==> flow/design.v <==
  module cfs_synch#(
    parameter DATA_WIDTH = 32
  ) (
    input                       clk,
    input     [DATA_WIDTH-1:0]  i,
    output reg[DATA_WIDTH-1:0]  o
  );
    always@(posedge clk) begin
      o <= i;
    end
  endmodule
  module cfs_edge_detect #(parameter bit EDGE = 1, parameter bit RESET_VAL = !EDGE)(
    input clk,
    input reset_n,
    input data,
    output reg detected
  );
    reg dly1_data;
    always@(posedge clk or negedge reset_n) begin
      if(reset_n == 0) begin
        dly1_data <= RESET_VAL;
      end
      else begin
        dly1_data <= data;
      end
    end
    assign detected = ((data == EDGE) & (dly1_data == !EDGE));
  endmodule
  module cfs_synch_fifo #(
     parameter DATA_WIDTH = 32,
     parameter FIFO_DEPTH = 8,
     parameter CDC        = 1,
    localparam CNT_WIDTH = $clog2(FIFO_DEPTH)
  ) (
    input                       reset_n,
    input                       push_clk,
    input                       push_valid,
    input[DATA_WIDTH-1:0]       push_data,
    output wire                 push_ready,
    output wire                 push_full,
    output wire                 push_empty,
    output reg[CNT_WIDTH:0]     push_fifo_lvl,
    input                       pop_clk,
    output wire                 pop_valid,
    output wire[DATA_WIDTH-1:0] pop_data,
    input                       pop_ready,
    output wire                 pop_full,
    output wire                 pop_empty,
    output reg[CNT_WIDTH:0]     pop_fifo_lvl
  );
    reg[DATA_WIDTH-1:0] fifo[0:FIFO_DEPTH-1];
    wire[CNT_WIDTH-1:0] rd_ptr_push;
    reg[CNT_WIDTH-1:0]  rd_ptr_pop;
    reg[CNT_WIDTH-1:0] next_wr_ptr_push;
    reg[CNT_WIDTH-1:0] next_rd_ptr_pop;
    reg[CNT_WIDTH-1:0] wr_ptr_push;
    wire[CNT_WIDTH-1:0] wr_ptr_pop;
    reg[CNT_WIDTH:0] push_fifo_lvl_dly;
    reg[CNT_WIDTH:0] pop_fifo_lvl_dly;
    always_comb begin
      if(wr_ptr_push == FIFO_DEPTH - 1) begin
        next_wr_ptr_push = 0;
      end
      else begin
        next_wr_ptr_push = wr_ptr_push + 1;
      end
    end
    always@(posedge push_clk or negedge reset_n) begin
      if(reset_n == 0) begin
        push_fifo_lvl_dly  <= 0;
      end
      else begin
        push_fifo_lvl_dly <= push_fifo_lvl;
      end
    end
    always@(posedge pop_clk or negedge reset_n) begin
      if(reset_n == 0) begin
        pop_fifo_lvl_dly  <= 0;
      end
      else begin
        pop_fifo_lvl_dly <= pop_fifo_lvl;
      end
    end
    assign push_empty = (push_fifo_lvl == 0);
    assign push_full  = (push_fifo_lvl == FIFO_DEPTH);
    always@(posedge push_clk or negedge reset_n) begin
      if(reset_n == 0) begin
        wr_ptr_push <= 0;
      end
      else begin
        if(push_valid & push_ready) begin
          fifo[wr_ptr_push] <= push_data;
          wr_ptr_push       <= next_wr_ptr_push;
        end
      end
    end
    assign push_ready = push_valid & !push_full;
    always_comb begin
      if(rd_ptr_pop == FIFO_DEPTH - 1) begin
        next_rd_ptr_pop = 0;
      end
      else begin
        next_rd_ptr_pop = rd_ptr_pop + 1;
      end
    end
    assign pop_empty = (pop_fifo_lvl == 0);
    assign pop_full  = (pop_fifo_lvl == FIFO_DEPTH);
    always@(posedge pop_clk or negedge reset_n) begin
      if(reset_n == 0) begin
        rd_ptr_pop <= 0;
      end
      else begin
        if(pop_valid & pop_ready) begin
          rd_ptr_pop <= next_rd_ptr_pop;
        end
      end
    end
    always_comb begin
      if(wr_ptr_push == rd_ptr_push) begin
        if(push_fifo_lvl_dly >= FIFO_DEPTH - 1) begin
          push_fifo_lvl = FIFO_DEPTH;
        end
        else begin
          push_fifo_lvl = 0;
        end
      end
      else if(wr_ptr_push > rd_ptr_push) begin
        push_fifo_lvl = wr_ptr_push - rd_ptr_push;
      end
      else begin
        push_fifo_lvl = FIFO_DEPTH - (rd_ptr_push - wr_ptr_push);
      end
    end
    always_comb begin
      if(wr_ptr_pop == rd_ptr_pop) begin
        if(pop_fifo_lvl_dly >= FIFO_DEPTH - 1) begin
          pop_fifo_lvl = FIFO_DEPTH;
        end
        else begin
          pop_fifo_lvl = 0;
        end
      end
      else if(wr_ptr_pop > rd_ptr_pop) begin
        pop_fifo_lvl = wr_ptr_pop - rd_ptr_pop;
      end
      else begin
        pop_fifo_lvl = FIFO_DEPTH - (rd_ptr_pop - wr_ptr_pop);
      end
    end
    assign pop_valid = !pop_empty;
    assign pop_data  = fifo[rd_ptr_pop];
    if(CDC == 1) begin
      cfs_synch#(CNT_WIDTH) synch_wr_ptr_push2pop(
        .clk(pop_clk),
        .i(wr_ptr_push),
        .o(wr_ptr_pop)
      );
      cfs_synch#(CNT_WIDTH) synch_rd_ptr_pop2push(
        .clk(push_clk),
        .i(rd_ptr_pop),
        .o(rd_ptr_push)
      );
    end
    else begin
       assign wr_ptr_pop  = wr_ptr_push;
       assign rd_ptr_push = rd_ptr_pop;
    end
  endmodule
  module cfs_rx_ctrl #(
    parameter ALGN_DATA_WIDTH       = 32,
    parameter STATUS_CNT_DROP_WIDTH = 8,
    localparam int unsigned ALGN_OFFSET_WIDTH = ALGN_DATA_WIDTH <= 8 ? 1 : $clog2(ALGN_DATA_WIDTH/8),
    localparam int unsigned ALGN_SIZE_WIDTH   = $clog2(ALGN_DATA_WIDTH/8)+1,
    localparam int unsigned FIFO_DATA_WIDTH   = ALGN_DATA_WIDTH + ALGN_OFFSET_WIDTH + ALGN_SIZE_WIDTH
  )(
    input                                  preset_n,
    input                                  pclk,
    input                                  clr_cnt_dop,
    output wire[STATUS_CNT_DROP_WIDTH-1:0] status_cnt_drop,
    input                                  md_rx_clk,
    input                                  md_rx_valid,
    input[ALGN_DATA_WIDTH-1:0]             md_rx_data,
    input[ALGN_OFFSET_WIDTH-1:0]           md_rx_offset,
    input[ALGN_SIZE_WIDTH-1:0]             md_rx_size,
    output wire                            md_rx_ready,
    output reg                             md_rx_err,
    output wire                            push_valid,
    output wire[FIFO_DATA_WIDTH-1:0]       push_data,
    input                                  push_ready,
    input                                  rx_fifo_full
    );
    localparam int unsigned DATA_MSB = ALGN_DATA_WIDTH-1;
    localparam int unsigned DATA_LSB = 0;
    localparam int unsigned OFFSET_MSB = ALGN_DATA_WIDTH+ALGN_OFFSET_WIDTH-1;
    localparam int unsigned OFFSET_LSB = ALGN_DATA_WIDTH;
    localparam int unsigned SIZE_MSB = ALGN_DATA_WIDTH+ALGN_OFFSET_WIDTH+ALGN_SIZE_WIDTH-1;
    localparam int unsigned SIZE_LSB = ALGN_DATA_WIDTH+ALGN_OFFSET_WIDTH;
    reg[STATUS_CNT_DROP_WIDTH-1:0] md_rx_clk_status_cnt_drop;
    cfs_synch#(STATUS_CNT_DROP_WIDTH) synch_status_cnt_drop(
      .clk(pclk),
      .i  (clr_cnt_dop ? {STATUS_CNT_DROP_WIDTH{1'b0}} : md_rx_clk_status_cnt_drop),
      .o  (status_cnt_drop)
    );
    always@(posedge md_rx_clk or negedge preset_n) begin
      if(!preset_n) begin
        md_rx_clk_status_cnt_drop <= 0;
      end
      else if(clr_cnt_dop) begin
        md_rx_clk_status_cnt_drop <= 0;
      end
      else begin
        if(md_rx_valid & md_rx_ready & md_rx_err) begin
          if(md_rx_clk_status_cnt_drop < (('h1 << STATUS_CNT_DROP_WIDTH) - 1)) begin
            md_rx_clk_status_cnt_drop <= md_rx_clk_status_cnt_drop + 1;
          end
        end
      end
    end
    wire[ALGN_SIZE_WIDTH:0]   md_rx_numer;
    wire[ALGN_SIZE_WIDTH-1:0] md_rx_rem;
    assign md_rx_numer = (ALGN_DATA_WIDTH / 8) + md_rx_offset;
    assign md_rx_rem   = md_rx_numer % md_rx_size;
    always_comb begin
      if(md_rx_valid == 1) begin
        if(md_rx_size == 0) begin
          md_rx_err = 1;
        end
        else if(md_rx_rem != 0) begin
          md_rx_err = 1;
        end
        else begin
          md_rx_err = 0;
        end
      end
      else begin
        md_rx_err = 0;
      end
    end
    assign md_rx_ready = (push_valid & push_ready) | md_rx_err;
    assign push_valid = md_rx_valid & !md_rx_err;
    assign push_data[SIZE_MSB  :SIZE_LSB]   = md_rx_size;
    assign push_data[OFFSET_MSB:OFFSET_LSB] = md_rx_offset;
    assign push_data[DATA_MSB  :DATA_LSB]   = md_rx_data;
  endmodule
  module cfs_tx_ctrl #(
    parameter ALGN_DATA_WIDTH = 32,
    localparam int unsigned ALGN_OFFSET_WIDTH = ALGN_DATA_WIDTH <= 8 ? 1 : $clog2(ALGN_DATA_WIDTH/8),
    localparam int unsigned ALGN_SIZE_WIDTH   = $clog2(ALGN_DATA_WIDTH/8)+1,
    localparam int unsigned FIFO_DATA_WIDTH   = ALGN_DATA_WIDTH + ALGN_OFFSET_WIDTH + ALGN_SIZE_WIDTH
  )(
    input                              pop_valid,
    input[FIFO_DATA_WIDTH-1:0]         pop_data,
    output wire                        pop_ready,
    output wire                        md_tx_valid,
    output wire[ALGN_DATA_WIDTH-1:0]   md_tx_data,
    output wire[ALGN_OFFSET_WIDTH-1:0] md_tx_offset,
    output wire[ALGN_SIZE_WIDTH-1:0]   md_tx_size,
    input                              md_tx_ready
    );
    localparam int unsigned DATA_MSB = ALGN_DATA_WIDTH-1;
    localparam int unsigned DATA_LSB = 0;
    localparam int unsigned OFFSET_MSB = ALGN_DATA_WIDTH+ALGN_OFFSET_WIDTH-1;
    localparam int unsigned OFFSET_LSB = ALGN_DATA_WIDTH;
    localparam int unsigned SIZE_MSB = ALGN_DATA_WIDTH+ALGN_OFFSET_WIDTH+ALGN_SIZE_WIDTH-1;
    localparam int unsigned SIZE_LSB = ALGN_DATA_WIDTH+ALGN_OFFSET_WIDTH;
    assign pop_ready    = pop_valid & md_tx_ready;
    assign md_tx_valid  = pop_valid;
    assign md_tx_data   = pop_data[DATA_MSB:DATA_LSB];
    assign md_tx_offset = pop_data[OFFSET_MSB:OFFSET_LSB];
    assign md_tx_size   = pop_data[SIZE_MSB:SIZE_LSB];
  endmodule
  module cfs_ctrl #(
    parameter ALGN_DATA_WIDTH = 32,
    localparam int unsigned ALGN_OFFSET_WIDTH = ALGN_DATA_WIDTH <= 8 ? 1 : $clog2(ALGN_DATA_WIDTH/8),
    localparam int unsigned ALGN_SIZE_WIDTH   = $clog2(ALGN_DATA_WIDTH/8)+1,
    localparam int unsigned FIFO_WIDTH        = ALGN_DATA_WIDTH + ALGN_OFFSET_WIDTH + ALGN_SIZE_WIDTH
  )(
    input                        reset_n,
    input                        clk,
    input                        pop_valid,
    input[FIFO_WIDTH-1:0]        pop_data,
    output reg                   pop_ready,
    output reg                   push_valid,
    output reg[FIFO_WIDTH-1:0]   push_data,
    input                        push_ready,
    input[ALGN_OFFSET_WIDTH-1:0] ctrl_offset,
    input[ALGN_SIZE_WIDTH-1:0]   ctrl_size
    );
    localparam int unsigned DATA_MSB = ALGN_DATA_WIDTH-1;
    localparam int unsigned DATA_LSB = 0;
    localparam int unsigned OFFSET_MSB = ALGN_DATA_WIDTH+ALGN_OFFSET_WIDTH-1;
    localparam int unsigned OFFSET_LSB = ALGN_DATA_WIDTH;
    localparam int unsigned SIZE_MSB = ALGN_DATA_WIDTH+ALGN_OFFSET_WIDTH+ALGN_SIZE_WIDTH-1;
    localparam int unsigned SIZE_LSB = ALGN_DATA_WIDTH+ALGN_OFFSET_WIDTH;
    reg[ALGN_OFFSET_WIDTH-1:0] unaligned_offset;
    reg[ALGN_SIZE_WIDTH-1:0] unaligned_size;
    reg[ALGN_DATA_WIDTH-1:0] unaligned_data;
    reg[ALGN_SIZE_WIDTH-1:0] unaligned_bytes_processed;
    reg[ALGN_SIZE_WIDTH-1:0] aligned_bytes_processed;
    always@(posedge clk or negedge reset_n) begin
      if(reset_n == 0) begin
        pop_ready                 <= 1;
        push_valid                <= 0;
        push_data                 <= 0;
        unaligned_offset          <= 0;
        unaligned_size            <= 0;
        unaligned_data            <= 0;
        unaligned_bytes_processed <= 0;
        aligned_bytes_processed   <= 0;
      end
      else begin
        if((push_valid == 1) & (push_ready == 0)) begin
          if(unaligned_bytes_processed >= unaligned_size) begin
            if((pop_valid == 1) && (pop_ready == 1)) begin
              pop_ready                 <= 0;
              unaligned_offset          <= pop_data[OFFSET_MSB:OFFSET_LSB];
              unaligned_size            <= pop_data[SIZE_MSB:SIZE_LSB];
              unaligned_data            <= pop_data[DATA_MSB:DATA_LSB];
              unaligned_bytes_processed <= 0;
            end
            else if((pop_valid == 1) && (pop_ready == 0)) begin
              pop_ready <= 1;
            end
            else begin
              pop_ready <= 1;
            end
          end
          else begin
            pop_ready <= 0;
          end
        end
        else if((push_valid == 1) & (push_ready == 1)) begin
          if(unaligned_bytes_processed >= unaligned_size) begin
            if((pop_valid == 1) && (pop_ready == 1)) begin
              if(pop_data[SIZE_MSB:SIZE_LSB] >= ctrl_size) begin
                push_valid                       <= 1;
                push_data[DATA_MSB:DATA_LSB]     <= ((('h1 << (ctrl_size * 8)) - 1) & (pop_data[DATA_MSB:DATA_LSB] >> (pop_data[OFFSET_MSB:OFFSET_LSB] * 8))) << (8 * ctrl_offset);
                push_data[SIZE_MSB:SIZE_LSB]     <= ctrl_size;
                push_data[OFFSET_MSB:OFFSET_LSB] <= ctrl_offset;
                unaligned_offset                 <= pop_data[OFFSET_MSB:OFFSET_LSB];
                unaligned_size                   <= pop_data[SIZE_MSB:SIZE_LSB];
                unaligned_data                   <= pop_data[DATA_MSB:DATA_LSB];
                unaligned_bytes_processed        <= ctrl_size;
                aligned_bytes_processed          <= 0;
                if(pop_data[SIZE_MSB:SIZE_LSB] > ctrl_size) begin
                  pop_ready <= 0;
                end
                else begin
                  pop_ready <= 1;
                end
              end
              else begin
                push_valid              <= 0;
                push_data               <= ((('h1 << (pop_data[SIZE_MSB:SIZE_LSB] * 8)) - 1) & (pop_data[DATA_MSB:DATA_LSB] >> (pop_data[OFFSET_MSB:OFFSET_LSB] * 8))) << (8 * ctrl_offset);
                aligned_bytes_processed <= pop_data[SIZE_MSB:SIZE_LSB];
              end
            end
            else if((pop_valid == 1) && (pop_ready == 0)) begin
              pop_ready               <= 1;
              push_valid              <= 0;
              push_data               <= 0;
              aligned_bytes_processed <= 0;
            end
            else begin
              pop_ready               <= 1;
              push_valid              <= 0;
              push_data               <= 0;
              aligned_bytes_processed <= 0;
            end
          end
          else begin
            if((unaligned_size - unaligned_bytes_processed) >= ctrl_size) begin
              push_valid                       <= 1;
              push_data[DATA_MSB:DATA_LSB]     <= ((('h1 << (ctrl_size * 8)) - 1) & (unaligned_data >> ((unaligned_offset + unaligned_bytes_processed) * 8))) << (8 * ctrl_offset);
              push_data[SIZE_MSB:SIZE_LSB]     <= ctrl_size;
              push_data[OFFSET_MSB:OFFSET_LSB] <= ctrl_offset;
              unaligned_bytes_processed        <= unaligned_bytes_processed + ctrl_size;
              aligned_bytes_processed          <= 0;
              if(unaligned_bytes_processed + ctrl_size >= unaligned_size) begin
                pop_ready <= 1;
              end
            end
            else begin
              push_valid                <= 0;
              push_data                 <= ((('h1 << ((unaligned_size - unaligned_bytes_processed) * 8)) - 1) & (unaligned_data >> ((unaligned_offset + unaligned_bytes_processed) * 8))) << (8 * ctrl_offset);
              unaligned_bytes_processed <= unaligned_size;
              aligned_bytes_processed   <= unaligned_size - unaligned_bytes_processed;
              pop_ready <= 1;
            end
          end
        end
        else begin
          if(unaligned_bytes_processed >= unaligned_size) begin
            if((pop_valid == 1) && (pop_ready == 1)) begin
              if(pop_data[SIZE_MSB:SIZE_LSB] >= (ctrl_size - aligned_bytes_processed)) begin
                push_valid                       <= 1;
                push_data[DATA_MSB:DATA_LSB]     <= push_data[DATA_MSB:DATA_LSB] | (((('h1 << ((ctrl_size - aligned_bytes_processed) * 8)) - 1) & (pop_data[DATA_MSB:DATA_LSB] >> (pop_data[OFFSET_MSB:OFFSET_LSB] * 8))) << (8 * (ctrl_offset + aligned_bytes_processed)));
                push_data[SIZE_MSB:SIZE_LSB]     <= ctrl_size;
                push_data[OFFSET_MSB:OFFSET_LSB] <= ctrl_offset;
                unaligned_offset                 <= pop_data[OFFSET_MSB:OFFSET_LSB];
                unaligned_size                   <= pop_data[SIZE_MSB:SIZE_LSB];
                unaligned_data                   <= pop_data[DATA_MSB:DATA_LSB];
                unaligned_bytes_processed        <= ctrl_size - aligned_bytes_processed;
                if(pop_data[SIZE_MSB:SIZE_LSB] == (ctrl_size - aligned_bytes_processed)) begin
                  pop_ready <= 1;
                end
                else begin
                  pop_ready <= 0;
                end
              end
              else begin
                push_valid                <= 0;
                push_data                 <= push_data | (((('h1 << (pop_data[SIZE_MSB:SIZE_LSB] * 8)) - 1) & (pop_data[DATA_MSB:DATA_LSB] >> (pop_data[OFFSET_MSB:OFFSET_LSB] * 8))) << (8 * (ctrl_offset + aligned_bytes_processed)));
                aligned_bytes_processed   <= aligned_bytes_processed + pop_data[SIZE_MSB:SIZE_LSB];
                unaligned_offset          <= pop_data[OFFSET_MSB:OFFSET_LSB];
                unaligned_size            <= pop_data[SIZE_MSB:SIZE_LSB];
                unaligned_data            <= pop_data[DATA_MSB:DATA_LSB];
                unaligned_bytes_processed <= pop_data[SIZE_MSB:SIZE_LSB];
                pop_ready                 <= 1;
              end
            end
            else if((pop_valid == 1) && (pop_ready == 0)) begin
              pop_ready <= 1;
            end
            else begin
              pop_ready <= 1;
            end
          end
          else begin
            if(unaligned_size - unaligned_bytes_processed >= (ctrl_size - aligned_bytes_processed)) begin
              push_valid                       <= 1;
              push_data[DATA_MSB:DATA_LSB]     <= push_data[DATA_MSB:DATA_LSB] | (((('h1 << ((ctrl_size - aligned_bytes_processed) * 8)) - 1) & (unaligned_data >> ((unaligned_offset + unaligned_bytes_processed) * 8))) << (8 * (ctrl_offset + aligned_bytes_processed)));
              push_data[SIZE_MSB:SIZE_LSB]     <= ctrl_size;
              push_data[OFFSET_MSB:OFFSET_LSB] <= ctrl_offset;
              unaligned_bytes_processed        <= unaligned_bytes_processed + ctrl_size - aligned_bytes_processed;
              if(unaligned_bytes_processed + ctrl_size - aligned_bytes_processed >= unaligned_size) begin
                pop_ready <= 1;
              end
              else begin
                pop_ready <= 0;
              end
            end
            else begin
              push_valid                <= 0;
              push_data                 <= push_data | (((('h1 << ((unaligned_size - unaligned_bytes_processed) * 8)) - 1) & (unaligned_data >> ((unaligned_offset + unaligned_bytes_processed) * 8))) << (8 * (ctrl_offset + aligned_bytes_processed)));
              aligned_bytes_processed   <= aligned_bytes_processed + (unaligned_size - unaligned_bytes_processed) ;
              unaligned_bytes_processed <= unaligned_size;
              pop_ready <= 1;
            end
          end
        end
      end
    end
  endmodule
  module cfs_regs#(
    parameter APB_ADDR_WIDTH        = 16,
    parameter ALGN_DATA_WIDTH       = 32,
    parameter STATUS_CNT_DROP_WIDTH = 8,
    parameter STATUS_RX_LVL_WIDTH   = 4,
    parameter STATUS_TX_LVL_WIDTH   = 4,
    localparam int unsigned APB_DATA_WIDTH  = 32,
    localparam int unsigned ALGN_OFFSET_WIDTH = ALGN_DATA_WIDTH <= 8 ? 1 : $clog2(ALGN_DATA_WIDTH/8),
    localparam int unsigned ALGN_SIZE_WIDTH   = $clog2(ALGN_DATA_WIDTH/8)+1) (
    input wire                            pclk,
    input wire                            presetn,
    input wire[APB_ADDR_WIDTH-1:0]        paddr,
    input wire                            pwrite,
    input wire                            psel,
    input wire                            penable,
    input wire[APB_DATA_WIDTH-1:0]        pwdata,
    output reg                            pready,
    output reg[APB_DATA_WIDTH-1:0]        prdata,
    output reg                            pslverr,
    output reg[ALGN_OFFSET_WIDTH-1:0]     ctrl_offset,
    output reg[ALGN_SIZE_WIDTH-1:0]       ctrl_size,
    output reg                            ctrl_clr,
    input wire[STATUS_CNT_DROP_WIDTH-1:0] status_cnt_drop,
    input wire[STATUS_RX_LVL_WIDTH-1:0]   status_rx_lvl,
    input wire[STATUS_TX_LVL_WIDTH-1:0]   status_tx_lvl,
    input wire                            rx_fifo_empty,
    input wire                            rx_fifo_full,
    input wire                            tx_fifo_empty,
    input wire                            tx_fifo_full,
    input wire                            max_drop,
    output wire                           irq
  );
    localparam ADDR_CTRL    = 'h0000;
    localparam ADDR_STATUS  = 'h000c;
    localparam ADDR_IRQEN   = 'h00f0;
    localparam ADDR_IRQ     = 'h00f4;
    localparam LSB_CTRL_SIZE   = 0;
    localparam LSB_CTRL_OFFSET = 8;
    localparam LSB_CTRL_CLR    = 16;
    localparam LSB_STATUS_CNT_DROP = 0;
    localparam LSB_STATUS_RX_LVL   = 8;
    localparam LSB_STATUS_TX_LVL   = 16;
    localparam LSB_IRQEN_RX_FIFO_EMPTY = 0;
    localparam LSB_IRQEN_RX_FIFO_FULL  = 1;
    localparam LSB_IRQEN_TX_FIFO_EMPTY = 2;
    localparam LSB_IRQEN_TX_FIFO_FULL  = 3;
    localparam LSB_IRQEN_MAX_DROP      = 4;
    localparam LSB_IRQ_RX_FIFO_EMPTY = LSB_IRQEN_RX_FIFO_EMPTY;
    localparam LSB_IRQ_RX_FIFO_FULL  = LSB_IRQEN_RX_FIFO_FULL;
    localparam LSB_IRQ_TX_FIFO_EMPTY = LSB_IRQEN_TX_FIFO_EMPTY;
    localparam LSB_IRQ_TX_FIFO_FULL  = LSB_IRQEN_TX_FIFO_FULL;
    localparam LSB_IRQ_MAX_DROP      = LSB_IRQEN_MAX_DROP;
    wire[APB_ADDR_WIDTH-1:0] addr_aligned;
    assign addr_aligned = {paddr[APB_ADDR_WIDTH-1:2], 2'b00};
    reg wr_ctrl_is_illegal;
    wire[ALGN_SIZE_WIDTH-1:0] ctrl_size_wr_val;
    assign ctrl_size_wr_val = pwdata[LSB_CTRL_SIZE + ALGN_SIZE_WIDTH - 1 : LSB_CTRL_SIZE];
    wire[ALGN_OFFSET_WIDTH-1:0] ctrl_offset_wr_val;
    assign ctrl_offset_wr_val = pwdata[LSB_CTRL_OFFSET + ALGN_OFFSET_WIDTH - 1 : LSB_CTRL_OFFSET];
    reg[APB_DATA_WIDTH-1:0] ctrl_rd_val;
    wire[ALGN_SIZE_WIDTH:0]   ctrl_wr_numer;
    wire[ALGN_SIZE_WIDTH-1:0] ctrl_wr_rem;
    assign ctrl_wr_numer = (ALGN_DATA_WIDTH / 8) + ctrl_offset_wr_val;
    assign ctrl_wr_rem   = ctrl_wr_numer % ctrl_size_wr_val;
    reg irqen_rx_fifo_empty;
    reg irqen_rx_fifo_full;
    reg irqen_tx_fifo_empty;
    reg irqen_tx_fifo_full;
    reg irqen_max_drop;
    reg irq_rx_fifo_empty;
    reg irq_rx_fifo_full;
    reg irq_tx_fifo_empty;
    reg irq_tx_fifo_full;
    reg irq_max_drop;
    always_comb begin
      ctrl_rd_val = 0;
      ctrl_rd_val[LSB_CTRL_SIZE   + ALGN_SIZE_WIDTH   - 1 : LSB_CTRL_SIZE]   = ctrl_size;
      ctrl_rd_val[LSB_CTRL_OFFSET + ALGN_OFFSET_WIDTH - 1 : LSB_CTRL_OFFSET] = ctrl_offset;
    end
    reg[APB_DATA_WIDTH-1:0] status_rd_val;
    always_comb begin
      status_rd_val = 0;
      status_rd_val[LSB_STATUS_CNT_DROP+ STATUS_CNT_DROP_WIDTH-1:LSB_STATUS_CNT_DROP] = status_cnt_drop;
      status_rd_val[LSB_STATUS_RX_LVL  + STATUS_RX_LVL_WIDTH-1  :LSB_STATUS_RX_LVL]   = status_rx_lvl;
      status_rd_val[LSB_STATUS_TX_LVL  + STATUS_TX_LVL_WIDTH-1  :LSB_STATUS_TX_LVL]   = status_tx_lvl;
    end
    reg[APB_DATA_WIDTH-1:0] irqen_rd_val;
    always_comb begin
      irqen_rd_val = 0;
      irqen_rd_val[LSB_IRQEN_RX_FIFO_EMPTY] = irqen_rx_fifo_empty;
      irqen_rd_val[LSB_IRQEN_RX_FIFO_FULL]  = irqen_rx_fifo_full;
      irqen_rd_val[LSB_IRQEN_TX_FIFO_EMPTY] = irqen_tx_fifo_empty;
      irqen_rd_val[LSB_IRQEN_TX_FIFO_FULL]  = irqen_tx_fifo_full;
      irqen_rd_val[LSB_IRQEN_MAX_DROP]      = irqen_max_drop;
    end
    reg[APB_DATA_WIDTH-1:0] irq_rd_val;
    always_comb begin
      irq_rd_val = 0;
      irq_rd_val[LSB_IRQEN_RX_FIFO_EMPTY] = irq_rx_fifo_empty;
      irq_rd_val[LSB_IRQEN_RX_FIFO_FULL]  = irq_rx_fifo_full;
      irq_rd_val[LSB_IRQEN_TX_FIFO_EMPTY] = irq_tx_fifo_empty;
      irq_rd_val[LSB_IRQEN_TX_FIFO_FULL]  = irq_tx_fifo_full;
      irq_rd_val[LSB_IRQEN_MAX_DROP]      = irq_max_drop;
    end
    wire edge_rx_fifo_empty;
    wire edge_rx_fifo_full;
    wire edge_tx_fifo_empty;
    wire edge_tx_fifo_full;
    wire edge_max_drop;
    cfs_edge_detect #(.EDGE(1), .RESET_VAL(1)) edge_detect_rx_fifo_empty(.clk(pclk), .reset_n(presetn), .data(rx_fifo_empty), .detected(edge_rx_fifo_empty));
    cfs_edge_detect #(.EDGE(1), .RESET_VAL(0)) edge_detect_rx_fifo_full( .clk(pclk), .reset_n(presetn), .data(rx_fifo_full),  .detected(edge_rx_fifo_full));
    cfs_edge_detect #(.EDGE(1), .RESET_VAL(1)) edge_detect_tx_fifo_empty(.clk(pclk), .reset_n(presetn), .data(tx_fifo_empty), .detected(edge_tx_fifo_empty));
    cfs_edge_detect #(.EDGE(1), .RESET_VAL(0)) edge_detect_tx_fifo_full( .clk(pclk), .reset_n(presetn), .data(tx_fifo_full),  .detected(edge_tx_fifo_full));
    cfs_edge_detect #(.EDGE(1), .RESET_VAL(0)) edge_detect_max_drop(     .clk(pclk), .reset_n(presetn), .data(max_drop),      .detected(edge_max_drop));
    assign irq = 
      (edge_rx_fifo_empty & irqen_rx_fifo_empty) | 
      (edge_rx_fifo_full  & irqen_rx_fifo_full)  | 
      (edge_tx_fifo_empty & irqen_tx_fifo_empty) | 
      (edge_tx_fifo_full  & irqen_tx_fifo_full) | 
      (edge_max_drop      & irqen_max_drop);
    always@(posedge pclk or negedge presetn) begin
      if(presetn == 0) begin
        ctrl_offset <= 0;
        ctrl_size   <= 1;
        irqen_rx_fifo_empty <= 0;
        irqen_rx_fifo_full  <= 0;
        irqen_tx_fifo_empty <= 0;
        irqen_tx_fifo_full  <= 0;
        irqen_max_drop      <= 0;
        irq_rx_fifo_empty <= 0;
        irq_rx_fifo_full  <= 0;
        irq_tx_fifo_empty <= 0;
        irq_tx_fifo_full  <= 0;
        irq_max_drop      <= 0;
        wr_ctrl_is_illegal <= 0;
        ctrl_clr           <= 0;
        pready             <= 0;
        pslverr            <= 0;
        prdata             <= 0;
      end
      else begin
        ctrl_clr <= 0;
        if(psel == 1 && penable == 1) begin
          if(pready == 0) begin
            case(addr_aligned) 
              ADDR_CTRL : begin
                if(pwrite) begin
                  if(wr_ctrl_is_illegal == 0) begin
                    if(ctrl_size_wr_val == 0) begin
                      wr_ctrl_is_illegal <= 1;
                      pready             <= 0;
                      pslverr            <= 0;
                    end
                    else if(ctrl_wr_rem != 0) begin
                      wr_ctrl_is_illegal <= 1;
                      pready             <= 0;
                      pslverr            <= 0;
                    end
                    else if(ctrl_offset_wr_val + ctrl_size_wr_val > (ALGN_DATA_WIDTH / 8)) begin
                      wr_ctrl_is_illegal <= 1;
                      pready             <= 0;
                      pslverr            <= 0;
                    end
                    else begin
                      wr_ctrl_is_illegal <= 0;
                      pready             <= 1;
                      pslverr            <= 0;
                      ctrl_size          <= ctrl_size_wr_val;
                      ctrl_offset        <= ctrl_offset_wr_val;
                      ctrl_clr           <= pwdata[LSB_CTRL_CLR];
                    end
                  end
                  else begin
                    wr_ctrl_is_illegal <= 0;
                    pready             <= 1;
                    pslverr            <= 1;
                  end
                end
                else begin
                  prdata <= ctrl_rd_val;
                  pready <= 1;
                end
              end
              ADDR_STATUS : begin
                if(pwrite) begin
                  pready  <= 1;
                  pslverr <= 1;
                  prdata  <= 0;
                end
                else begin
                  pready  <= 1;
                  pslverr <= 0;
                  prdata  <= status_rd_val;
                end
              end
              ADDR_IRQEN : begin
                if(pwrite) begin
                  pready  <= 1;
                  pslverr <= 0;
                  irqen_rx_fifo_empty <= pwdata[LSB_IRQEN_RX_FIFO_EMPTY];
                  irqen_rx_fifo_full  <= pwdata[LSB_IRQEN_RX_FIFO_FULL];
                  irqen_tx_fifo_empty <= pwdata[LSB_IRQEN_TX_FIFO_EMPTY];
                  irqen_tx_fifo_full  <= pwdata[LSB_IRQEN_TX_FIFO_FULL];
                  irqen_max_drop      <= pwdata[LSB_IRQEN_MAX_DROP];
                end
                else begin
                  pready  <= 1;
                  pslverr <= 0;
                  prdata  <= irqen_rd_val;
                end
              end
              ADDR_IRQ : begin
                if(pwrite) begin
                  pready  <= 1;
                  pslverr <= 0;
                  irq_rx_fifo_empty <= irq_rx_fifo_empty & !pwdata[LSB_IRQEN_RX_FIFO_EMPTY];
                  irq_rx_fifo_full  <= irq_rx_fifo_full  & !pwdata[LSB_IRQEN_RX_FIFO_FULL];
                  irq_tx_fifo_empty <= irq_tx_fifo_empty & !pwdata[LSB_IRQEN_TX_FIFO_EMPTY];
                  irq_tx_fifo_full  <= irq_tx_fifo_full  & !pwdata[LSB_IRQEN_TX_FIFO_FULL];
                  irq_max_drop      <= irq_max_drop      & !pwdata[LSB_IRQEN_MAX_DROP];
                end
                else begin
                  pready  <= 1;
                  pslverr <= 0;
                  prdata  <= irq_rd_val;
                end
              end
              default : begin
                pready  <= 1;
                pslverr <= 1;
                prdata  <= 0;
              end
            endcase
          end
          else begin
            pready  <= 0;
            pslverr <= 0;
            prdata  <= 0;
          end
        end
        else begin
          pready  <= 0;
          pslverr <= 0;
          prdata  <= 0;
        end
        if(edge_rx_fifo_empty) begin
          irq_rx_fifo_empty <= 1;
        end
        if(edge_rx_fifo_full) begin
          irq_rx_fifo_full <= 1;
        end
        if(edge_tx_fifo_empty) begin
          irq_tx_fifo_empty <= 1;
        end
        if(edge_tx_fifo_full) begin
          irq_tx_fifo_full <= 1;
        end
        if(edge_max_drop) begin
          irq_max_drop <= 1;
        end
      end
    end
  endmodule
  module cfs_aligner_core#(
    parameter APB_ADDR_WIDTH  = 16,
    parameter ALGN_DATA_WIDTH = 32,
    parameter FIFO_DEPTH      = 8,
     parameter CDC_RX_TO_REG  = 1,
     parameter CDC_REG_TO_TX  = 1,
    localparam int unsigned STATUS_CNT_DROP_WIDTH = 8,
    localparam int unsigned APB_DATA_WIDTH  = 32,
    localparam int unsigned ALGN_OFFSET_WIDTH = ALGN_DATA_WIDTH <= 8 ? 1 : $clog2(ALGN_DATA_WIDTH/8),
    localparam int unsigned ALGN_SIZE_WIDTH   = $clog2(ALGN_DATA_WIDTH/8)+1
  ) (
    input wire pclk,
    input wire preset_n,
    input wire[APB_ADDR_WIDTH-1:0]    paddr,
    input wire                        pwrite,
    input wire                        psel,
    input wire                        penable,
    input wire[APB_DATA_WIDTH-1:0]    pwdata,
    output wire                       pready,
    output reg[APB_DATA_WIDTH-1:0]    prdata,
    output reg                        pslverr,
    input                             md_rx_clk,
    input                             md_rx_valid,
    input[ALGN_DATA_WIDTH-1:0]        md_rx_data,
    input[ALGN_OFFSET_WIDTH-1:0]      md_rx_offset,
    input[ALGN_SIZE_WIDTH-1:0]        md_rx_size,
    output reg                        md_rx_ready,
    output reg                        md_rx_err,
    input                             md_tx_clk,
    output reg                        md_tx_valid,
    output reg[ALGN_DATA_WIDTH-1:0]   md_tx_data,
    output reg[ALGN_OFFSET_WIDTH-1:0] md_tx_offset,
    output reg[ALGN_SIZE_WIDTH-1:0]   md_tx_size,
    input                             md_tx_ready,
    input                             md_tx_err,
    output wire                       irq
  );
    localparam int unsigned FIFO_WIDTH        = ALGN_DATA_WIDTH + ALGN_OFFSET_WIDTH + ALGN_SIZE_WIDTH;
    localparam int unsigned FIFO_LVL_WIDTH    = $clog2(FIFO_DEPTH) + 1;
    wire[STATUS_CNT_DROP_WIDTH-1:0] rx_ctrl_2_regs_status_cnt_drop;
    wire                            regs_2_rx_ctrl_ctrl_clr;
    wire                            rx_ctrl_2_rx_fifo_push_valid;
    wire[FIFO_WIDTH-1:0]            rx_ctrl_2_rx_fifo_push_data;
    wire                            rx_fifo_2_rx_ctrl_push_ready;
    wire                            rx_fifo_2_rx_ctrl_push_full;
    wire                            rx_fifo_2_regs_fifo_full;
    wire                            rx_fifo_2_regs_fifo_empty;
    wire[FIFO_LVL_WIDTH-1:0]        rx_fifo_2_regs_fifo_lvl;
    wire[FIFO_LVL_WIDTH-1:0]        tx_fifo_2_regs_fifo_lvl;
    wire                            tx_fifo_2_regs_fifo_empty;
    wire                            tx_fifo_2_regs_fifo_full;
    wire                            tx_fifo_2_tx_ctrl_pop_valid;
    wire[FIFO_WIDTH-1:0]            tx_fifo_2_tx_ctrl_pop_data;
    wire                            tx_fifo_2_tx_ctrl_pop_ready;
    wire                            rx_fifo_2_ctrl_pop_valid;
    wire[FIFO_WIDTH-1:0]            rx_fifo_2_ctrl_pop_data;
    wire                            rx_fifo_2_ctrl_pop_ready;
    wire                            ctrl_2_tx_fifo_push_valid;
    wire[FIFO_WIDTH-1:0]            ctrl_2_tx_fifo_push_data;
    wire                            ctrl_2_tx_fifo_push_ready;
    wire[ALGN_OFFSET_WIDTH-1:0]     regs_2_ctrl_ctrl_offset;
    wire[ALGN_SIZE_WIDTH-1:0]       regs_2_ctrl_ctrl_size;
    cfs_rx_ctrl #(
      .ALGN_DATA_WIDTH      (ALGN_DATA_WIDTH),
      .STATUS_CNT_DROP_WIDTH(STATUS_CNT_DROP_WIDTH)
    ) rx_ctrl (
      .preset_n       (preset_n),
      .pclk           (pclk),
      .status_cnt_drop(rx_ctrl_2_regs_status_cnt_drop),
      .clr_cnt_dop    (regs_2_rx_ctrl_ctrl_clr),
      .md_rx_clk      (md_rx_clk),
      .md_rx_valid    (md_rx_valid),
      .md_rx_data     (md_rx_data),
      .md_rx_offset   (md_rx_offset),
      .md_rx_size     (md_rx_size),
      .md_rx_ready    (md_rx_ready),
      .md_rx_err      (md_rx_err),
      .push_valid     (rx_ctrl_2_rx_fifo_push_valid),
      .push_data      (rx_ctrl_2_rx_fifo_push_data),
      .push_ready     (rx_fifo_2_rx_ctrl_push_ready),
      .rx_fifo_full   (rx_fifo_2_rx_ctrl_push_full)
    );
    cfs_synch_fifo #(
      .DATA_WIDTH(FIFO_WIDTH),
      .FIFO_DEPTH(FIFO_DEPTH),
      .CDC(       CDC_RX_TO_REG)) rx_fifo (
      .reset_n      (preset_n),
      .push_clk     (md_rx_clk),
      .push_valid   (rx_ctrl_2_rx_fifo_push_valid),
      .push_data    (rx_ctrl_2_rx_fifo_push_data),
      .push_ready   (rx_fifo_2_rx_ctrl_push_ready),
      .push_full    (rx_fifo_2_rx_ctrl_push_full),
      .push_empty   (),
      .push_fifo_lvl(),
      .pop_clk      (pclk),
      .pop_valid    (rx_fifo_2_ctrl_pop_valid),
      .pop_data     (rx_fifo_2_ctrl_pop_data),
      .pop_ready    (rx_fifo_2_ctrl_pop_ready),
      .pop_full     (rx_fifo_2_regs_fifo_full),
      .pop_empty    (rx_fifo_2_regs_fifo_empty),
      .pop_fifo_lvl (rx_fifo_2_regs_fifo_lvl)
    );
    cfs_synch_fifo #(
      .DATA_WIDTH(FIFO_WIDTH),
      .FIFO_DEPTH(FIFO_DEPTH),
      .CDC(       CDC_REG_TO_TX)) tx_fifo (
      .reset_n   (preset_n),
      .push_clk  (pclk),
      .push_valid(ctrl_2_tx_fifo_push_valid),
      .push_data (ctrl_2_tx_fifo_push_data),
      .push_ready(ctrl_2_tx_fifo_push_ready),
      .push_full (tx_fifo_2_regs_fifo_full),
      .push_empty(tx_fifo_2_regs_fifo_empty),
      .push_fifo_lvl(tx_fifo_2_regs_fifo_lvl),
      .pop_clk   (md_tx_clk),
      .pop_valid (tx_fifo_2_tx_ctrl_pop_valid),
      .pop_data  (tx_fifo_2_tx_ctrl_pop_data),
      .pop_ready (tx_fifo_2_tx_ctrl_pop_ready),
      .pop_full  (),
      .pop_empty (),
      .pop_fifo_lvl ()
    );
    cfs_tx_ctrl #(
      .ALGN_DATA_WIDTH(ALGN_DATA_WIDTH)
    ) tx_ctrl (
      .pop_valid   (tx_fifo_2_tx_ctrl_pop_valid),
      .pop_data    (tx_fifo_2_tx_ctrl_pop_data),
      .pop_ready   (tx_fifo_2_tx_ctrl_pop_ready),
      .md_tx_valid (md_tx_valid),
      .md_tx_data  (md_tx_data),
      .md_tx_offset(md_tx_offset),
      .md_tx_size  (md_tx_size),
      .md_tx_ready (md_tx_ready)
    );
    cfs_ctrl #(
      .ALGN_DATA_WIDTH(ALGN_DATA_WIDTH)
    ) ctrl(
      .reset_n    (preset_n),
      .clk        (pclk),
      .pop_valid  (rx_fifo_2_ctrl_pop_valid),
      .pop_data   (rx_fifo_2_ctrl_pop_data),
      .pop_ready  (rx_fifo_2_ctrl_pop_ready),
      .push_valid (ctrl_2_tx_fifo_push_valid),
      .push_data  (ctrl_2_tx_fifo_push_data),
      .push_ready (ctrl_2_tx_fifo_push_ready),
      .ctrl_offset(regs_2_ctrl_ctrl_offset),
      .ctrl_size  (regs_2_ctrl_ctrl_size)
      );
    cfs_regs#(
      .APB_ADDR_WIDTH       (APB_ADDR_WIDTH),
      .STATUS_CNT_DROP_WIDTH(STATUS_CNT_DROP_WIDTH),
      .ALGN_DATA_WIDTH      (ALGN_DATA_WIDTH)) regs (
      .pclk           (pclk),
      .presetn        (preset_n),
      .paddr          (paddr),
      .pwrite         (pwrite),
      .psel           (psel),
      .penable        (penable),
      .pwdata         (pwdata),
      .pready         (pready),
      .prdata         (prdata),
      .pslverr        (pslverr),
      .ctrl_offset    (regs_2_ctrl_ctrl_offset),
      .ctrl_size      (regs_2_ctrl_ctrl_size),
      .ctrl_clr       (regs_2_rx_ctrl_ctrl_clr),
      .status_cnt_drop(rx_ctrl_2_regs_status_cnt_drop),
      .status_rx_lvl  (rx_fifo_2_regs_fifo_lvl),
      .status_tx_lvl  (tx_fifo_2_regs_fifo_lvl),
      .rx_fifo_empty  (rx_fifo_2_regs_fifo_empty),
      .rx_fifo_full   (rx_fifo_2_regs_fifo_full),
      .tx_fifo_empty  (tx_fifo_2_regs_fifo_empty),
      .tx_fifo_full   (tx_fifo_2_regs_fifo_full),
      .max_drop       (rx_ctrl_2_regs_status_cnt_drop == (('h1 << STATUS_CNT_DROP_WIDTH) - 1)),
      .irq            (irq)
    );
  endmodule
  module cfs_aligner#(
    parameter ALGN_DATA_WIDTH = 32,
    parameter FIFO_DEPTH      = 8,
    localparam int unsigned APB_ADDR_WIDTH    = 16,
    localparam int unsigned APB_DATA_WIDTH    = 32,
    localparam int unsigned ALGN_OFFSET_WIDTH = ALGN_DATA_WIDTH <= 8 ? 1 : $clog2(ALGN_DATA_WIDTH/8),
    localparam int unsigned ALGN_SIZE_WIDTH   = $clog2(ALGN_DATA_WIDTH/8)+1
  ) (
    input wire clk,
    input wire reset_n,
    input wire[APB_ADDR_WIDTH-1:0]    paddr,
    input wire                        pwrite,
    input wire                        psel,
    input wire                        penable,
    input wire[APB_DATA_WIDTH-1:0]    pwdata,
    output wire                       pready,
    output reg[APB_DATA_WIDTH-1:0]    prdata,
    output reg                        pslverr,
    input                             md_rx_valid,
    input[ALGN_DATA_WIDTH-1:0]        md_rx_data,
    input[ALGN_OFFSET_WIDTH-1:0]      md_rx_offset,
    input[ALGN_SIZE_WIDTH-1:0]        md_rx_size,
    output reg                        md_rx_ready,
    output reg                        md_rx_err,
    output reg                        md_tx_valid,
    output reg[ALGN_DATA_WIDTH-1:0]   md_tx_data,
    output reg[ALGN_OFFSET_WIDTH-1:0] md_tx_offset,
    output reg[ALGN_SIZE_WIDTH-1:0]   md_tx_size,
    input                             md_tx_ready,
    input                             md_tx_err,
    output reg                        irq
  );
    localparam int unsigned STATUS_CNT_DROP_WIDTH = 8;
    cfs_aligner_core#(
      .APB_ADDR_WIDTH( APB_ADDR_WIDTH),
      .ALGN_DATA_WIDTH(ALGN_DATA_WIDTH),
      .FIFO_DEPTH(     FIFO_DEPTH),
      .CDC_RX_TO_REG(  0),
      .CDC_REG_TO_TX(  0)) core (
      .pclk        (clk),
      .preset_n    (reset_n),
      .paddr       (paddr),
      .pwrite      (pwrite),
      .psel        (psel),
      .penable     (penable),
      .pwdata      (pwdata),
      .pready      (pready),
      .prdata      (prdata),
      .pslverr     (pslverr),
      .md_rx_clk   (clk),
      .md_rx_valid (md_rx_valid),
      .md_rx_data  (md_rx_data),
      .md_rx_offset(md_rx_offset),
      .md_rx_size  (md_rx_size),
      .md_rx_ready (md_rx_ready),
      .md_rx_err   (md_rx_err),
      .md_tx_clk   (clk),
      .md_tx_valid (md_tx_valid),
      .md_tx_data  (md_tx_data),
      .md_tx_offset(md_tx_offset),
      .md_tx_size  (md_tx_size),
      .md_tx_ready (md_tx_ready),
      .md_tx_err   (md_tx_err),
      .irq         (irq)
    );
  endmodule
Step by step through the tools: cfs_aligner
The steps from the RTL of cfs_aligner to its reports follow in flow order. Lines are those of the file above, counted from 1. Operators: Yosys type, input widths -> output width; for muxes data width and select width s. Library cell names are shortened. Not given: n/a

Top module: cfs_aligner. Clock input: clk. Cell library: sky130hd. Timing corner: tt_025C_1v80.

After elaboration
Counts by Yosys on the flattened word-level netlist (proc, flatten, opt, wreduce). Print and check cells are left out.

For input port bits the number is 93. Output and inout port bits: 75. Register bits: 774.

Mux-type cells: 174. The figure for bitwise logic cells is 53. Under shift operators stands 16. Div/mod/pow operators: 2. Under add/subtract/negate cells stands 28. The entry for equal/unequal tests reads 59. The figure for reductions and logical operators is 73. Under order comparisons stands 16.

Operators with widths (count): $mux 32 (21); $pmux 37 s8 (2); $and 32x32->32 (4); $pmux 32 s4 (1); $mux 3 (41); $mux 1 (78); $sub 37x1->37 const B (2); $and 37x37->37 (2); $or 37x37->37 (2); $shl 37x5->37 (2); $sub 32x1->32 const B (2); $or 32x32->32 (2); $shl 32x32->32 (2); $shl 32x5->32 (2); $reduce_and 3->1 (18); $eq 3x3->1 const B (16); $mux 4 (10); $shl 1x32->37 const A (1); $shl 1x6->37 const A (1); $shr 32x5->37 (1); $shr 32x7->37 (1); $shl 37x32->37 (1); $shl 37x7->37 (1); $reduce_and 4->1 (9); $reduce_bool 2->1 (17); $shl 1x32->32 const A (1); $shl 1x6->32 const A (1); $shr 32x32->32 (1).

Not listed: further kinds 44, cells in them 179.

Logic depth
Longest topological path by Yosys (ltp), each cell counted once; first at word level (registers and memories cut), then after technology mapping (sequential cells cut; the memories' decode and read muxes count).

The entry for word-level depth reads 15. ABC_AREA: 0. Depth in mapped cells: 25. The entry for depth with buffers taken out reads 22.

Synthesis result
The flow's flattened synthesis, as Yosys stat reports it; memories are mapped. The netlist is that of the ABC_AREA named above (0 if unset); the other value can give another one. Totals and module areas in this step are rounded.

Cells by type: edfxtp_1 (count 592, total area 1.78E+04 um^2); dfrtp_1 (count 148, total area 3.7E+03 um^2); mux2_2 (count 139, total area 1.57E+03 um^2); ha_1 (count 80, total area 1000.96 um^2); nand2_1 (count 262, total area 983.443 um^2); o21ai_0 (count 125, total area 625.6 um^2); nor2_1 (count 161, total area 604.33 um^2); a222oi_1 (count 51, total area 510.49 um^2); mux2i_1 (count 49, total area 490.47 um^2); a22o_1 (count 51, total area 446.678 um^2); nor3_1 (count 81, total area 405.389 um^2); a21oi_1 (count 80, total area 400.384 um^2); clkbuf_1 (count 103, total area 386.621 um^2); a22oi_1 (count 49, total area 367.853 um^2); a221oi_1 (count 38, total area 332.819 um^2); a41oi_1 (count 37, total area 324.061 um^2); fa_1 (count 14, total area 280.269 um^2); inv_1 (count 72, total area 270.259 um^2).

Not listed: further types 86, cells in them 673.

Flip-flops: 752. Cell area after synthesis: 35500 um^2. Under sequential area stands 21700 um^2. Cell count: 2805.

By module: a second synthesis without flattening, with its own total; a netlist apart from the flattened one above.

The entry for cell total of the unflattened synthesis reads 2589. For area total of the unflattened synthesis the number is 34700 um^2.

Rows give one instance, submodules left out.

By module: cfs_synch_fifo (instances 2, seq. area 9240 um^2, area 11900 um^2, cells 685); cfs_ctrl #(ALGN_DATA_WIDTH=32) (instances 1, seq. area 2050 um^2, area 6890 um^2, cells 815); cfs_regs (instances 1, seq. area 877 um^2, area 2200 um^2, cells 204); cfs_rx_ctrl (instances 1, seq. area 200 um^2, area 1180 um^2, cells 140); cfs_tx_ctrl #(ALGN_DATA_WIDTH=32) (instances 1, seq. area 0.0 um^2, area 292 um^2, cells 39); cfs_synch #(DATA_WIDTH=8) (instances 1, seq. area 160 um^2, area 160 um^2, cells 8); cfs_edge_detect (instances 3, seq. area 25.0 um^2, area 38.8 um^2, cells 2); cfs_edge_detect (instances 2, seq. area 26.3 um^2, area 40.0 um^2, cells 2); cfs_aligner_core (instances 1, seq. area 0.0 um^2, area 16.3 um^2, cells 3); cfs_aligner (instances 1, seq. area 0.0 um^2, area 0.0 um^2, cells 0).

Timing after synthesis
OpenSTA on the mapped netlist: ideal clock, no wires. The path of least setup slack (recovery checks aside). Input and output delay are each 20% of the period. Register names are those of the netlist, which keeps one name where synthesis merged equal registers.

Kind: input port to output port. From: in md_rx_size[1]. To: out md_rx_ready. For delay of the path the number is 2.930 ns. For clock period the number is 10.0 ns. The entry for output delay reads 2.000 ns. The entry for time at the first pin reads 2.000 ns. The figure for setup slack is 3.070 ns. Under arrival stands 4.930 ns. The entry for driving pins on the path reads 13. Under required time stands 8.000 ns. Under buffers on the path stands 0. For synthesis period reached the number is 6.93 ns.

"delay of the path" is the arrival time less input delay plus setup time. A path that ends at an output port has no setup time. "driving pins on the path": output pins that drive a net of the path, with the launching flip-flop's if there is one; two outputs of one cell count as two. "synthesis period reached" = period - worst setup slack (recovery checks aside). The figure is calculated, with input and output delays left at 20% of the set period. Between the ends stands the longest chain of elaborated cells between them, by number of cells; it is not shown to be the way that was timed. Of several equally long chains one is given. Each line given opens the expression or statement behind the cell; cells for indexed reads and writes are added by Yosys, which also makes memories of some case tables.

Path through: nor2_1 > nand2_1 > ha_1 > o21a_1 > o21ai_0 > nor2b_1 > mux2_2 > ha_1 > a21boi_0 > a311o_1 > o41ai_1 > a21oi_1 > nand2b_1. Cells in the longest elaborated chain: 10. For elaborated cells on any way between the ends the number is 11. Classes of those cells: div: 1; mux: 3; logic: 4; reduce/logical: 3.

RTL lines, path post-synthesis: start: declaration (line 915) `input[ALGN_SIZE_WIDTH-1:0]        md_rx_size,`; $mod 4x3->4 (line 222) `assign md_rx_rem   = md_rx_numer % md_rx_size;`; $reduce_bool 3->1 (line 228) `else if(md_rx_rem != 0) begin`; $mux 1 (line 228); $mux 1 (line 225) `if(md_rx_size == 0) begin`; $mux 1 (line 224) `if(md_rx_valid == 1) begin`; $logic_not 1->1 (line 240) `assign push_valid = md_rx_valid & !md_rx_err;`; $and 1x1->1 (line 240); $and 1x1->1 (line 97) `assign push_ready = push_valid & !push_full;`; $and 1x1->1 (line 239) `assign md_rx_ready = (push_valid & push_ready) | md_rx_err;`; $or 1x1->1 (line 239); end: declaration (line 916) `output reg                        md_rx_ready,`.

Nets of the timed path that keep an RTL name, with a line that drives or declares them; the list need not be complete.

Nets with RTL names, path post-synthesis (line): md_rx_err (224).

Timing after layout
Path of least setup slack in the final report of stored run 1 (OpenROAD, finished layout, wires in). Where an end is a register, its clock arrival counts in the times.

Kind: input port to output port. From: in md_rx_size[1]. To: out md_rx_ready. The figure for setup slack is 0.55 ns. The entry for time at the first pin reads 1.72 ns. Under required time stands 6.90 ns. The entry for output delay reads 1.72 ns. The entry for driving pins on the path reads 15. For clock period the number is 8.62 ns. Under buffers on the path stands 2. Under arrival stands 6.35 ns.

Between the ends stands the longest chain of elaborated cells between them, by number of cells; it is not shown to be the way that was timed. Of several equally long chains one is given.

Path through: clkdlybuf4s50_1 > nor2_1 > nand2_1 > ha_1 > o21a_1 > o21ai_0 > nor2b_1 > mux2_2 > ha_1 > a21boi_0 > a311o_1 > o41ai_1 > a21oi_1 > nand2b_1 > clkdlybuf4s50_1. Cells in the longest elaborated chain: 10. For elaborated cells on any way between the ends the number is 11. Classes of those cells: div: 1; mux: 3; logic: 4; reduce/logical: 3.

RTL lines, path after layout: start: declaration (line 915) `input[ALGN_SIZE_WIDTH-1:0]        md_rx_size,`; $mod 4x3->4 (line 222) `assign md_rx_rem   = md_rx_numer % md_rx_size;`; $reduce_bool 3->1 (line 228) `else if(md_rx_rem != 0) begin`; $mux 1 (line 228); $mux 1 (line 225) `if(md_rx_size == 0) begin`; $mux 1 (line 224) `if(md_rx_valid == 1) begin`; $logic_not 1->1 (line 240) `assign push_valid = md_rx_valid & !md_rx_err;`; $and 1x1->1 (line 240); $and 1x1->1 (line 97) `assign push_ready = push_valid & !push_full;`; $and 1x1->1 (line 239) `assign md_rx_ready = (push_valid & push_ready) | md_rx_err;`; $or 1x1->1 (line 239); end: declaration (line 916) `output reg                        md_rx_ready,`.

Subject: flow runs of cfs_aligner

Hi,

Measured results for cfs_aligner: 4 stored runs of the Yosys and OpenROAD flow on sky130hd. The settings differ; the order carries no meaning. The constraints put input and output delay at 20% of the set period each and load the outputs with 0.01 pF. "achieved period" means the clock period less the worst setup slack. The figure is calculated, with input and output delays left at 20% of the set period. "worst setup path time" = time allowed to the worst setup path (clock period - input delay - output delay, where it has them) - its slack; a late launch clock adds to it, a late capture clock takes from it. Results are given in rounded form.

Stored run 1 has these settings: CORE_UTILIZATION 40; SETUP_SLACK_MARGIN -0.71; period_ns 8.62; CAP_MARGIN 20; CORE_MARGIN 2; SLEW_MARGIN 20. The Yosys chip area after synthesis is 35500 um^2. The measured full die area is 91100 um^2. The standard-cell area after routing is 40600 um^2. The post-route utilization stands at 0.461. The setup slack of the critical path comes to 0.545 ns. The worst hold slack in the final report is 0.466 ns. The achieved period stands at 8.075 ns. The worst setup path time stands at 4.63 ns. Kind of the worst setup path: input port to output port.

Stored run 2 has these settings: ABC_AREA 1; CAP_MARGIN 15; CELL_PAD_IN_SITES_DETAIL_PLACEMENT 1; CELL_PAD_IN_SITES_GLOBAL_PLACEMENT 2; CORE_ASPECT_RATIO 1.11; CORE_MARGIN 6; GPL_ROUTABILITY_DRIVEN 1; MAX_ROUTING_LAYER met5; MIN_ROUTING_LAYER met2; PLACE_DENSITY 0.4; SETUP_SLACK_MARGIN 2.5; SLEW_MARGIN 15; TNS_END_PERCENT 45; period_ns 11.9; CORE_UTILIZATION 40. The Yosys chip area after synthesis is 35900 um^2. The measured full die area is 97000 um^2. The standard-cell area after routing is 40900 um^2. The post-route utilization stands at 0.461. The setup slack of the critical path comes to 3.11 ns. The worst hold slack in the final report is 0.470 ns. The achieved period stands at 8.793 ns. The worst setup path time stands at 4.03 ns. Kind of the worst setup path: input port to output port.

Stored run 3 has these settings: CORE_UTILIZATION 46; period_ns 8.62; CAP_MARGIN 20; CORE_MARGIN 2; SLEW_MARGIN 20. The Yosys chip area after synthesis is 35500 um^2. The measured full die area is 79400 um^2. The standard-cell area after routing is 40500 um^2. The post-route utilization stands at 0.531. The setup slack of the critical path comes to 0.600 ns. The worst hold slack in the final report is 0.470 ns. The achieved period stands at 8.020 ns. The worst setup path time stands at 4.57 ns. Kind of the worst setup path: input port to output port.

Stored run 4 has these settings: ABC_AREA 0; CAP_MARGIN 35; CELL_PAD_IN_SITES_GLOBAL_PLACEMENT 2; CORE_ASPECT_RATIO 0.66; CORE_UTILIZATION 33; HOLD_SLACK_MARGIN 0.02; MAX_ROUTING_LAYER met5; MIN_ROUTING_LAYER met2; PLACE_DENSITY_LB_ADDON 0.13; TNS_END_PERCENT 50; period_ns 13.9; CORE_MARGIN 2; SLEW_MARGIN 20. The Yosys chip area after synthesis is 35500 um^2. The measured full die area is 110000 um^2. The standard-cell area after routing is 41400 um^2. The post-route utilization stands at 0.39. The setup slack of the critical path comes to 3.64 ns. The worst hold slack in the final report is 0.484 ns. The achieved period stands at 10.255 ns. The worst setup path time stands at 4.70 ns. Kind of the worst setup path: input port to output port.

Regards
